==> flow/design.v <==
module alu_top (
    input clk,
    input [15:0] a,
    input [15:0] b,
    input [5:0] alufn,
    input fail,
    output reg z,
    output reg v,
    output reg n,
    output reg [15:0] out
  );
  reg [15:0] a_q;
  reg [15:0] b_q;
  reg [5:0] alufn_q;
  reg fail_q;
  wire alu_z;
  wire alu_v;
  wire alu_n;
  wire [15:0] alu_out;
  alu_13 alu (
    .a(a_q),
    .b(b_q),
    .alufn(alufn_q),
    .fail(fail_q),
    .z(alu_z),
    .v(alu_v),
    .n(alu_n),
    .out(alu_out)
  );
  always @(posedge clk) begin
    a_q <= a;
    b_q <= b;
    alufn_q <= alufn;
    fail_q <= fail;
    z <= alu_z;
    v <= alu_v;
    n <= alu_n;
    out <= alu_out;
  end
endmodule

module adder16_15 (
    input [5:0] alufn,
    input [15:0] a,
    input [15:0] b,
    output reg z,
    output reg v,
    output reg n,
    output reg [15:0] addOUT
  );
  reg [15:0] out;
  always @* begin
    out = $signed(a) + $signed(b ^ {5'h10{alufn[0+0-:1]}}) + alufn[0+0-:1];
    addOUT = out;
    z = (~|out);
    v = (a[15+0-:1] & (b[15+0-:1] ^ alufn[0+0-:1]) & ~out[15+0-:1]) | (~a[15+0-:1] & ~(b[15+0-:1] ^ alufn[0+0-:1]) & out[15+0-:1]);
    n = out[15+0-:1];
  end
endmodule
module bool16_16 (
    input [5:0] alufn,
    input [15:0] a,
    input [15:0] b,
    output reg [15:0] boolOUT
  );
  always @* begin
    case (alufn[0+3-:4])
      4'h6: begin
        boolOUT = a ^ b;
      end
      4'h8: begin
        boolOUT = a & b;
      end
      4'ha: begin
        boolOUT = a;
      end
      4'he: begin
        boolOUT = a | b;
      end
      default: begin
        boolOUT = 1'h0;
      end
    endcase
  end
endmodule
module shift16_17 (
    input [5:0] alufn,
    input [15:0] a,
    input [15:0] b,
    output reg [15:0] shiftOUT
  );
  always @* begin
    case (alufn[0+1-:2])
      2'h0: begin
        shiftOUT = a << b;
      end
      2'h1: begin
        shiftOUT = a >> b;
      end
      2'h3: begin
        shiftOUT = $signed(a) >>> $signed(b);
      end
      default: begin
        shiftOUT = a;
      end
    endcase
  end
endmodule
module cmp16_18 (
    input [5:0] alufn,
    input z,
    input v,
    input n,
    output reg [15:0] compOUT
  );
  always @* begin
    case (alufn[1+1-:2])
      2'h1: begin
        compOUT = {15'h0000, z};
      end
      2'h2: begin
        compOUT = {15'h0000, v ^ n};
      end
      2'h3: begin
        compOUT = {15'h0000, z | (v ^ n)};
      end
      default: begin
        compOUT = 1'h0;
      end
    endcase
  end
endmodule
module muldiv16_19 (
    input [5:0] alufn,
    input [15:0] a,
    input [15:0] b,
    output reg z,
    output reg v,
    output reg n,
    output reg [15:0] muldivOUT
  );
  reg [31:0] out;
  always @* begin
    case (alufn[1+1-:2])
      2'h1: begin
        out = $signed(a) * $signed(b);
        z = (~|(out[0+15-:16]));
        if (a != 1'h0 && $signed(out[0+15-:16]) / $signed(a) != $signed(b)) begin
          v = 1'h1;
        end else begin
          v = 1'h0;
        end
        n = a[15+0-:1] ^ b[15+0-:1];
      end
      2'h2: begin
        if (b == 1'h0) begin
          out = 1'h0;
          z = 1'h0;
          v = 1'h0;
          n = 1'h0;
        end else begin
          out = $signed(a) / $signed(b);
          z = (~|(out[0+15-:16]));
          n = a[15+0-:1] ^ b[15+0-:1];
          v = 1'h0;
        end
      end
      2'h3: begin
        if (b == 1'h0) begin
          out = 1'h0;
          z = 1'h0;
          v = 1'h0;
          n = 1'h0;
        end else begin
          out = a - (a / b * b);
          z = (~|(out[0+15-:16]));
          n = out[15+0-:1];
          v = 1'h0;
        end
      end
      default: begin
        out = 1'h0;
        z = 1'h0;
        v = 1'h0;
        n = 1'h0;
      end
    endcase
    muldivOUT = out[0+15-:16];
  end
endmodule
module alu_13 (
    input [15:0] a,
    input [15:0] b,
    input [5:0] alufn,
    input fail,
    output reg z,
    output reg v,
    output reg n,
    output reg [15:0] out
  );
  wire [1-1:0] M_adder16_z;
  wire [1-1:0] M_adder16_v;
  wire [1-1:0] M_adder16_n;
  wire [16-1:0] M_adder16_addOUT;
  reg [6-1:0] M_adder16_alufn;
  reg [16-1:0] M_adder16_a;
  reg [16-1:0] M_adder16_b;
  adder16_15 adder16 (
    .alufn(M_adder16_alufn),
    .a(M_adder16_a),
    .b(M_adder16_b),
    .z(M_adder16_z),
    .v(M_adder16_v),
    .n(M_adder16_n),
    .addOUT(M_adder16_addOUT)
  );
  wire [16-1:0] M_bool16_boolOUT;
  reg [6-1:0] M_bool16_alufn;
  reg [16-1:0] M_bool16_a;
  reg [16-1:0] M_bool16_b;
  bool16_16 bool16 (
    .alufn(M_bool16_alufn),
    .a(M_bool16_a),
    .b(M_bool16_b),
    .boolOUT(M_bool16_boolOUT)
  );
  wire [16-1:0] M_shift16_shiftOUT;
  reg [6-1:0] M_shift16_alufn;
  reg [16-1:0] M_shift16_a;
  reg [16-1:0] M_shift16_b;
  shift16_17 shift16 (
    .alufn(M_shift16_alufn),
    .a(M_shift16_a),
    .b(M_shift16_b),
    .shiftOUT(M_shift16_shiftOUT)
  );
  wire [16-1:0] M_cmp16_compOUT;
  reg [6-1:0] M_cmp16_alufn;
  reg [1-1:0] M_cmp16_z;
  reg [1-1:0] M_cmp16_v;
  reg [1-1:0] M_cmp16_n;
  cmp16_18 cmp16 (
    .alufn(M_cmp16_alufn),
    .z(M_cmp16_z),
    .v(M_cmp16_v),
    .n(M_cmp16_n),
    .compOUT(M_cmp16_compOUT)
  );
  wire [1-1:0] M_muldiv16_z;
  wire [1-1:0] M_muldiv16_v;
  wire [1-1:0] M_muldiv16_n;
  wire [16-1:0] M_muldiv16_muldivOUT;
  reg [6-1:0] M_muldiv16_alufn;
  reg [16-1:0] M_muldiv16_a;
  reg [16-1:0] M_muldiv16_b;
  muldiv16_19 muldiv16 (
    .alufn(M_muldiv16_alufn),
    .a(M_muldiv16_a),
    .b(M_muldiv16_b),
    .z(M_muldiv16_z),
    .v(M_muldiv16_v),
    .n(M_muldiv16_n),
    .muldivOUT(M_muldiv16_muldivOUT)
  );
  reg [15:0] outT;
  always @* begin
    M_adder16_alufn = alufn;
    M_adder16_a = a;
    M_adder16_b = b;
    z = M_adder16_z;
    v = M_adder16_v;
    n = M_adder16_n;
    M_bool16_alufn = alufn;
    M_bool16_a = a;
    M_bool16_b = b;
    M_shift16_alufn = alufn;
    M_shift16_a = a;
    M_shift16_b = b;
    M_cmp16_alufn = alufn;
    M_cmp16_z = M_adder16_z;
    M_cmp16_v = M_adder16_v;
    M_cmp16_n = M_adder16_n;
    M_muldiv16_alufn = alufn;
    M_muldiv16_a = a;
    M_muldiv16_b = b;
    case (alufn[4+1-:2])
      2'h0: begin
        if (alufn[1+1-:2] == 2'h0) begin
          outT = M_adder16_addOUT;
        end else begin
          outT = M_muldiv16_muldivOUT;
          z = M_muldiv16_z;
          v = M_muldiv16_v;
          n = M_muldiv16_n;
        end
      end
      2'h1: begin
        outT = M_bool16_boolOUT;
      end
      2'h2: begin
        outT = M_shift16_shiftOUT;
      end
      2'h3: begin
        outT = M_cmp16_compOUT;
      end
    endcase
    out = outT ^ fail;
  end
endmodule
Hand-over note for alu_top

Tool chain data of alu_top
Each step is given for the RTL above and for the edited RTL.
Lines under "original" count in the file above, lines under "edited" in the edited file.
"difference" is "edited" less "original", of the values as shown.
Operators: Yosys type, input widths -> output width; for muxes data width and select width s.
Library cell names are shortened.
A cell with -- has no value.
Design
  design top: alu_top
  clock: clk
  cell library: sky130hd
  library corner: tt_025C_1v80

Edit of the RTL
Unified diff, file above to edited file.
The edited RTL no longer does the same as the RTL above: the edit was made by script, with no optimisation intended.
begin of diff
@@ -39,5 +39,4 @@
   end
 endmodule
-
 module adder16_15 (
     input [5:0] alufn,
@@ -240,11 +239,5 @@
   reg [1-1:0] M_cmp16_v;
   reg [1-1:0] M_cmp16_n;
-  cmp16_18 cmp16 (
-    .alufn(M_cmp16_alufn),
-    .z(M_cmp16_z),
-    .v(M_cmp16_v),
-    .n(M_cmp16_n),
-    .compOUT(M_cmp16_compOUT)
-  );
+  assign M_cmp16_compOUT = 0;
   wire [1-1:0] M_muldiv16_z;
   wire [1-1:0] M_muldiv16_v;
end of diff

Word-level counts
Source: Yosys, flattened and elaborated, memories not mapped. Widths are those after wreduce; folded enables and synchronous resets count as part of the registers. Registers that Yosys merges into a memory's read port (data or address) are not register bits. Print and check cells do not count.
Storage and ports
  memories kept: original 0, edited 0, difference 0
  clocked read ports x word width: original 0, edited 0, difference 0
  memory bits (writable): original 0, edited 0, difference 0
  bits in read-only memories: original 0, edited 0, difference 0
  latch bits: original 0, edited 0, difference 0
  input port bits: original 40, edited 40, difference 0
  register bits: original 58, edited 58, difference 0
Operators by class
  div/mod/pow operators: original 3, edited 3, difference 0
  $add $sub $neg: original 3, edited 3, difference 0
  multiplexer cells: original 22, edited 21, difference -1
  $mul: original 2, edited 2, difference 0
  order comparisons: original 0, edited 0, difference 0
  reduce/logical cells: original 15, edited 15, difference 0
  bitwise logic cells: original 17, edited 15, difference -2
  equal/unequal tests: original 13, edited 13, difference 0
  shift operators: original 3, edited 3, difference 0
Operators with widths
  $pmux 1 s3: original 3, edited 2, difference -1
  $xor 1x1->1: original 3, edited 2, difference -1
  $or 1x1->1: original 2, edited 1, difference -1
  $mux 1: original 9, edited 9, difference 0
  $eq 2x2->1 const B: original 5, edited 5, difference 0
  $and 1x1->1: original 4, edited 4, difference 0
  $logic_not 1->1: original 4, edited 4, difference 0
  $reduce_or 16->1: original 4, edited 4, difference 0
  $eq 2x1->1 const B: original 3, edited 3, difference 0
  $eq 4x4->1 const B: original 3, edited 3, difference 0
  $logic_not 2->1: original 3, edited 3, difference 0
  $mux 16: original 3, edited 3, difference 0
  $not 1->1: original 3, edited 3, difference 0
  $pmux 1 s2: original 3, edited 3, difference 0
  $pmux 16 s3: original 2, edited 2, difference 0
  $pmux 16 s4: original 2, edited 2, difference 0
  $xor 16x16->16: original 2, edited 2, difference 0
  $add 16x1->16: original 1, edited 1, difference 0
  $add 16x16->16: original 1, edited 1, difference 0
  $and 16x16->16: original 1, edited 1, difference 0
  $div 16x16->16: original 1, edited 1, difference 0
  $div 16x16->32: original 1, edited 1, difference 0
  $div 32x32->32: original 1, edited 1, difference 0
  $eq 4x3->1 const B: original 1, edited 1, difference 0
  $logic_and 1x1->1: original 1, edited 1, difference 0
  $logic_not 16->1: original 1, edited 1, difference 0
  $mul 16x16->16: original 1, edited 1, difference 0
  $mul 32x16->16: original 1, edited 1, difference 0
Not every row of either side is listed.

Longest topological paths
Longest topological path by Yosys (ltp), each cell counted once; first at word level (registers and memories cut), then after technology mapping (sequential cells cut; the memories' decode and read muxes count).
Depth
  word-level depth: original 11, edited 9, difference -2
  ABC_AREA: original 0, edited 0
  gate-level depth with buffers: original 410, edited 409, difference -1
  depth with buffers taken out: original 372, edited 370, difference -2

Synthesis result
Source: synth_stat.txt of the flow (Yosys; design flattened, memories mapped). It holds for the ABC_AREA given above (unset counts as 0); a run with the other value may have another netlist.
Cell types
  nor2_1: original 573, edited 647, difference +74
  nand2_1: original 617, edited 659, difference +42
  nand3_1: original 126, edited 98, difference -28
  a21oi_1: original 438, edited 414, difference -24
  xnor2_1: original 267, edited 289, difference +22
  mux2_2: original 59, edited 81, difference +22
  a221oi_1: original 6, edited 28, difference +22
  inv_1: original 467, edited 446, difference -21
  a222oi_1: original 19, edited 0, difference -19
  o21ai_1: original 17, edited 35, difference +18
  and2_1: original 98, edited 115, difference +17
  o21a_1: original 175, edited 159, difference -16
  and3_1: original 37, edited 52, difference +15
  a31oi_1: original 68, edited 81, difference +13
  nand2b_1: original 63, edited 75, difference +12
  a31o_2: original 11, edited 23, difference +12
  o311ai_0: original 16, edited 5, difference -11
  o221ai_1: original 11, edited 22, difference +11
Not every row of either side is listed.
Synthesis totals
  sequential part of the area (um^2): original 1161.1, edited 1161.1, difference 0.0
  buffers: original 230, edited 236, difference +6
  mapped cells: original 6081, edited 6146, difference +65
  chip area (Yosys) (um^2): original 43282.8, edited 43110.1, difference -172.7
  flip-flops: original 58, edited 58, difference 0
By module: a second synthesis without flattening, with its own total; a netlist apart from the flattened one above.
Second synthesis, totals
  cell total of the unflattened synthesis: original 6256, edited 6097, difference -159
  area (unflattened synthesis) (um^2): original 45563.7, edited 44520.2, difference -1043.5
Each row is one instance without its submodules.
By module, original
  muldiv16_19: times used 1, sequential area 0.0 um^2, area 38919.8 um^2, cells 5514
  shift16_17: times used 1, sequential area 0.0 um^2, area 2608.8 um^2, cells 348
  alu_top: times used 1, sequential area 1161.1 um^2, area 1161.1 um^2, cells 58
  adder16_15: times used 1, sequential area 0.0 um^2, area 1028.5 um^2, cells 130
  bool16_16: times used 1, sequential area 0.0 um^2, area 1004.7 um^2, cells 138
  alu_13: times used 1, sequential area 0.0 um^2, area 706.9 um^2, cells 50
  cmp16_18: times used 1, sequential area 0.0 um^2, area 133.9 um^2, cells 18
By module, edited
  muldiv16_19: times used 1, sequential area 0.0 um^2, area 38052.7 um^2, cells 5320
  shift16_17: times used 1, sequential area 0.0 um^2, area 2608.8 um^2, cells 348
  alu_top: times used 1, sequential area 1161.1 um^2, area 1161.1 um^2, cells 58
  adder16_15: times used 1, sequential area 0.0 um^2, area 1028.5 um^2, cells 130
  bool16_16: times used 1, sequential area 0.0 um^2, area 1004.7 um^2, cells 138
  alu_13: times used 1, sequential area 0.0 um^2, area 664.4 um^2, cells 103

Worst setup path after synthesis
Path of least setup slack by OpenSTA after synthesis, without wires, with an ideal clock, recovery checks aside; 20% of the period is set as input and as output delay. Where synthesis merged equal registers, the netlist keeps one of their names.
Timing after synthesis
  path kind: original register to register, edited register to register
  start point: original register alufn_q[5], edited register alufn_q[4]
  end point: original register out[15], edited register z
  delay of the path (ns): original 80.846, edited 79.598, difference -1.248
  clock period (ns): original 80.0, edited 80.0, difference 0.0
  data arrival time (ns): original 80.755, edited 79.471, difference -1.284
  data required time (ns): original 79.909, edited 79.873, difference -0.036
  buffers on the path: original 49, edited 58, difference +9
  launch time at the first pin (ns): original 0.000, edited 0.000, difference 0.000
  slack (ns): original -0.847, edited 0.402, difference +1.249
  stages on the path: original 370, edited 369, difference -1
  library setup time (ns): original 0.091, edited 0.127, difference +0.036
  period reached after synthesis (ns): original 80.847, edited 79.598, difference -1.249
"delay of the path" = arrival - input delay + setup time.
"stages on the path" counts driving pins, that of a launching flip-flop among them; a cell with two outputs on the path counts twice.
"period reached after synthesis" = period - worst setup slack (recovery checks aside). The figure is calculated, with input and output delays left at 20% of the set period.
On the way, after synthesis, original
  cells stage by stage: dfxtp_1 -> buf_2 -> nor4b_4 -> clkbuf_1 -> clkbuf_1 -> buf_1 -> buf_1 -> clkbuf_1 -> nor2_1 -> a21o_1 -> inv_1 -> ha_1 -> nor4_1 -> xnor2_1 -> ha_1 -> o21ai_0 -> and2_1 -> or2_2 -> [... 334 more ...] -> fa_1 -> inv_1 -> fa_1 -> inv_1 -> ha_1 -> or2_2 -> a21oi_1 -> a31oi_1 -> a21o_1 -> a21oi_1 -> o21ai_0 -> xor2_1 -> xnor3_1 -> xnor3_1 -> xnor2_1 -> xnor3_1 -> o31a_1 -> a311oi_1
  elaborated cells between the ends (all ways): 6
  source lines of those cells: 2
  classes of those cells: eq/ne (3); mux (1); logic (1); reduce/logical (1)
Ends and longest elaborated chain, after synthesis, original
  start: declaration: line 14  | reg [5:0] alufn_q;
  start: assignment: line 33  | alufn_q <= alufn;
  end: assignment: line 38  | out <= alu_out;
  end: declaration: line 10  | output reg [15:0] out
original: Chain of elaborated cells between the ends: none given.
On the way, after synthesis, edited
  cells stage by stage: dfxtp_1 -> buf_2 -> nor4b_4 -> buf_2 -> buf_2 -> buf_2 -> buf_2 -> buf_1 -> nor2_1 -> a21o_1 -> inv_1 -> ha_1 -> clkbuf_1 -> o211a_1 -> nand2_1 -> a311oi_4 -> o21a_1 -> buf_2 -> [... 333 more ...] -> inv_1 -> fa_1 -> inv_1 -> fa_1 -> inv_1 -> ha_1 -> or4_1 -> a31oi_1 -> o21bai_1 -> a21o_1 -> a21oi_1 -> xor2_1 -> xnor2_1 -> xnor2_1 -> xnor2_1 -> xnor2_1 -> nor4_1 -> or3_1
  elaborated cells between the ends (all ways): 6
  source lines of those cells: 1
  classes of those cells: eq/ne (3); mux (1); reduce/logical (2)
Ends and longest elaborated chain, after synthesis, edited
  start: declaration: line 14  | reg [5:0] alufn_q;
  start: assignment: line 33  | alufn_q <= alufn;
  end: assignment: line 35  | z <= alu_z;
  end: declaration: line 7  | output reg z,
edited: Chain of elaborated cells between the ends: none given.

Path in the finished layout
From the final timing report of each run of pair 1: the path of least setup slack in the routed layout; clock arrival at registers is part of the times.
Timing after layout
  path kind: original register to register, edited register to register
  start point: original register b_q[15], edited register a_q[4]
  end point: original register out[15], edited register z
  library setup time (ns): original 0.12, edited 0.11, difference -0.01
  data required time (ns): original 80.26, edited 80.27, difference +0.01
  stages on the path: original 340, edited 329, difference -11
  clock period (ns): original 80.0, edited 80.0, difference 0.0
  launch time at the first pin (ns): original 0.37, edited 0.36, difference -0.01
  slack (ns): original 3.87, edited 3.57, difference -0.30
  buffers on the path: original 26, edited 21, difference -5
  data arrival time (ns): original 76.38, edited 76.70, difference +0.32
Between the ends stands the longest chain of elaborated cells between them, by number of cells; it is not shown to be the way that was timed. Of several equally long chains one is given.
Each line given opens the expression or statement behind the cell; cells for indexed reads and writes are added by Yosys, which also makes memories of some case tables.
On the way, after layout, original
  cells stage by stage: dfxtp_1 -> nor4_4 -> a31oi_4 -> or3_4 -> or2_1 -> o32a_1 -> a2111oi_4 -> nand2_1 -> nor3_1 -> ha_1 -> o21a_1 -> o21a_1 -> o21ai_1 -> nand2b_1 -> o41ai_2 -> and3_1 -> ha_1 -> o21a_1 -> [... 304 more ...] -> inv_1 -> fa_1 -> inv_1 -> fa_1 -> inv_1 -> ha_1 -> a21oi_1 -> a31oi_1 -> a21o_1 -> a21oi_1 -> o21ai_1 -> xor2_1 -> xnor3_1 -> xnor3_1 -> xnor2_1 -> xnor3_1 -> o31a_1 -> a311oi_1
Ends and longest elaborated chain, after layout, original
  start: declaration: line 13  | reg [15:0] b_q;
  start: assignment: line 32  | b_q <= b;
  end: assignment: line 38  | out <= alu_out;
  end: declaration: line 10  | output reg [15:0] out
original: Chain of elaborated cells between the ends: none given.
On the way, after layout, edited
  cells stage by stage: dfxtp_1 -> nor3_1 -> buf_4 -> nand4_1 -> o22ai_1 -> o31a_1 -> nor2_1 -> or2_2 -> nor2_1 -> nand2_1 -> inv_1 -> nand2_1 -> nor2_1 -> ha_1 -> o21ai_0 -> a21boi_1 -> o21ai_0 -> nand2b_1 -> [... 293 more ...] -> fa_1 -> fa_1 -> fa_1 -> fa_1 -> fa_1 -> xor2_1 -> xnor2_1 -> xnor2_1 -> xnor2_2 -> xnor2_1 -> xnor2_1 -> xnor2_1 -> xnor2_1 -> xnor3_1 -> xnor3_1 -> xnor2_1 -> nor4_1 -> or3_1
  cells in the longest elaborated chain: 9
  elaborated cells between the ends (all ways): 20
  source lines of those cells: 13
  classes of those cells: add/sub (3); mul (2); div (2); mux (5); reduce/logical (8)
Ends and longest elaborated chain, after layout, edited
  start: declaration: line 12  | reg [15:0] a_q;
  start: assignment: line 31  | a_q <= a;
  $div 16x16->32: line 174  | out = a - (a / b * b);
  $mul 32x16->16: line 174
  $sub 16x16->16: line 174
  $reduce_or 16->1: line 175  | z = (~|(out[0+15-:16]));
  $logic_not 1->1: line 175
  $mux 1: line 168  | if (b == 1'h0) begin
  $pmux 1 s3: line 143  | case (alufn[1+1-:2])
  $mux 1: line 281  | if (alufn[1+1-:2] == 2'h0) begin
  $pmux 1 s2: line 279  | case (alufn[4+1-:2])
  end: assignment: line 35  | z <= alu_z;
  end: declaration: line 7  | output reg z,

Layout results
Runs of the flow (Yosys, OpenROAD) on both versions; the two runs of a pair have the same settings. The constraints put input and output delay at 20% of the set period each and load the outputs with 0.01 pF.
Flow settings, pair 1
  period_ns: 80
  CAP_MARGIN: 20
  CORE_MARGIN: 2
  CORE_UTILIZATION: 40
  SLEW_MARGIN: 20
Results, pair 1
  standard-cell area of the final layout (um^2): original 48924.4, edited 48679.2, difference -245.2
  area of the die (um^2): original 110856.0, edited 110417.0, difference -439.0
  total negative slack on setup checks (ns): original 0.000, edited 0.000, difference 0.000
  lowest hold slack (ns): original 0.435, edited 0.507, difference +0.072
  utilization after routing (%): original 45.6, edited 45.5, difference -0.1
  Yosys chip area after synthesis (um^2): original 43282.8, edited 43110.1, difference -172.7
  smallest setup slack (ns): original 3.874, edited 3.570, difference -0.304
  clock period achieved (ns): original 76.126, edited 76.430, difference +0.304
"clock period achieved": clock period set for the run, less the worst setup slack. It is reckoned from that one timing run; input and output delays stay at 20% of the period that was set.

End of note.
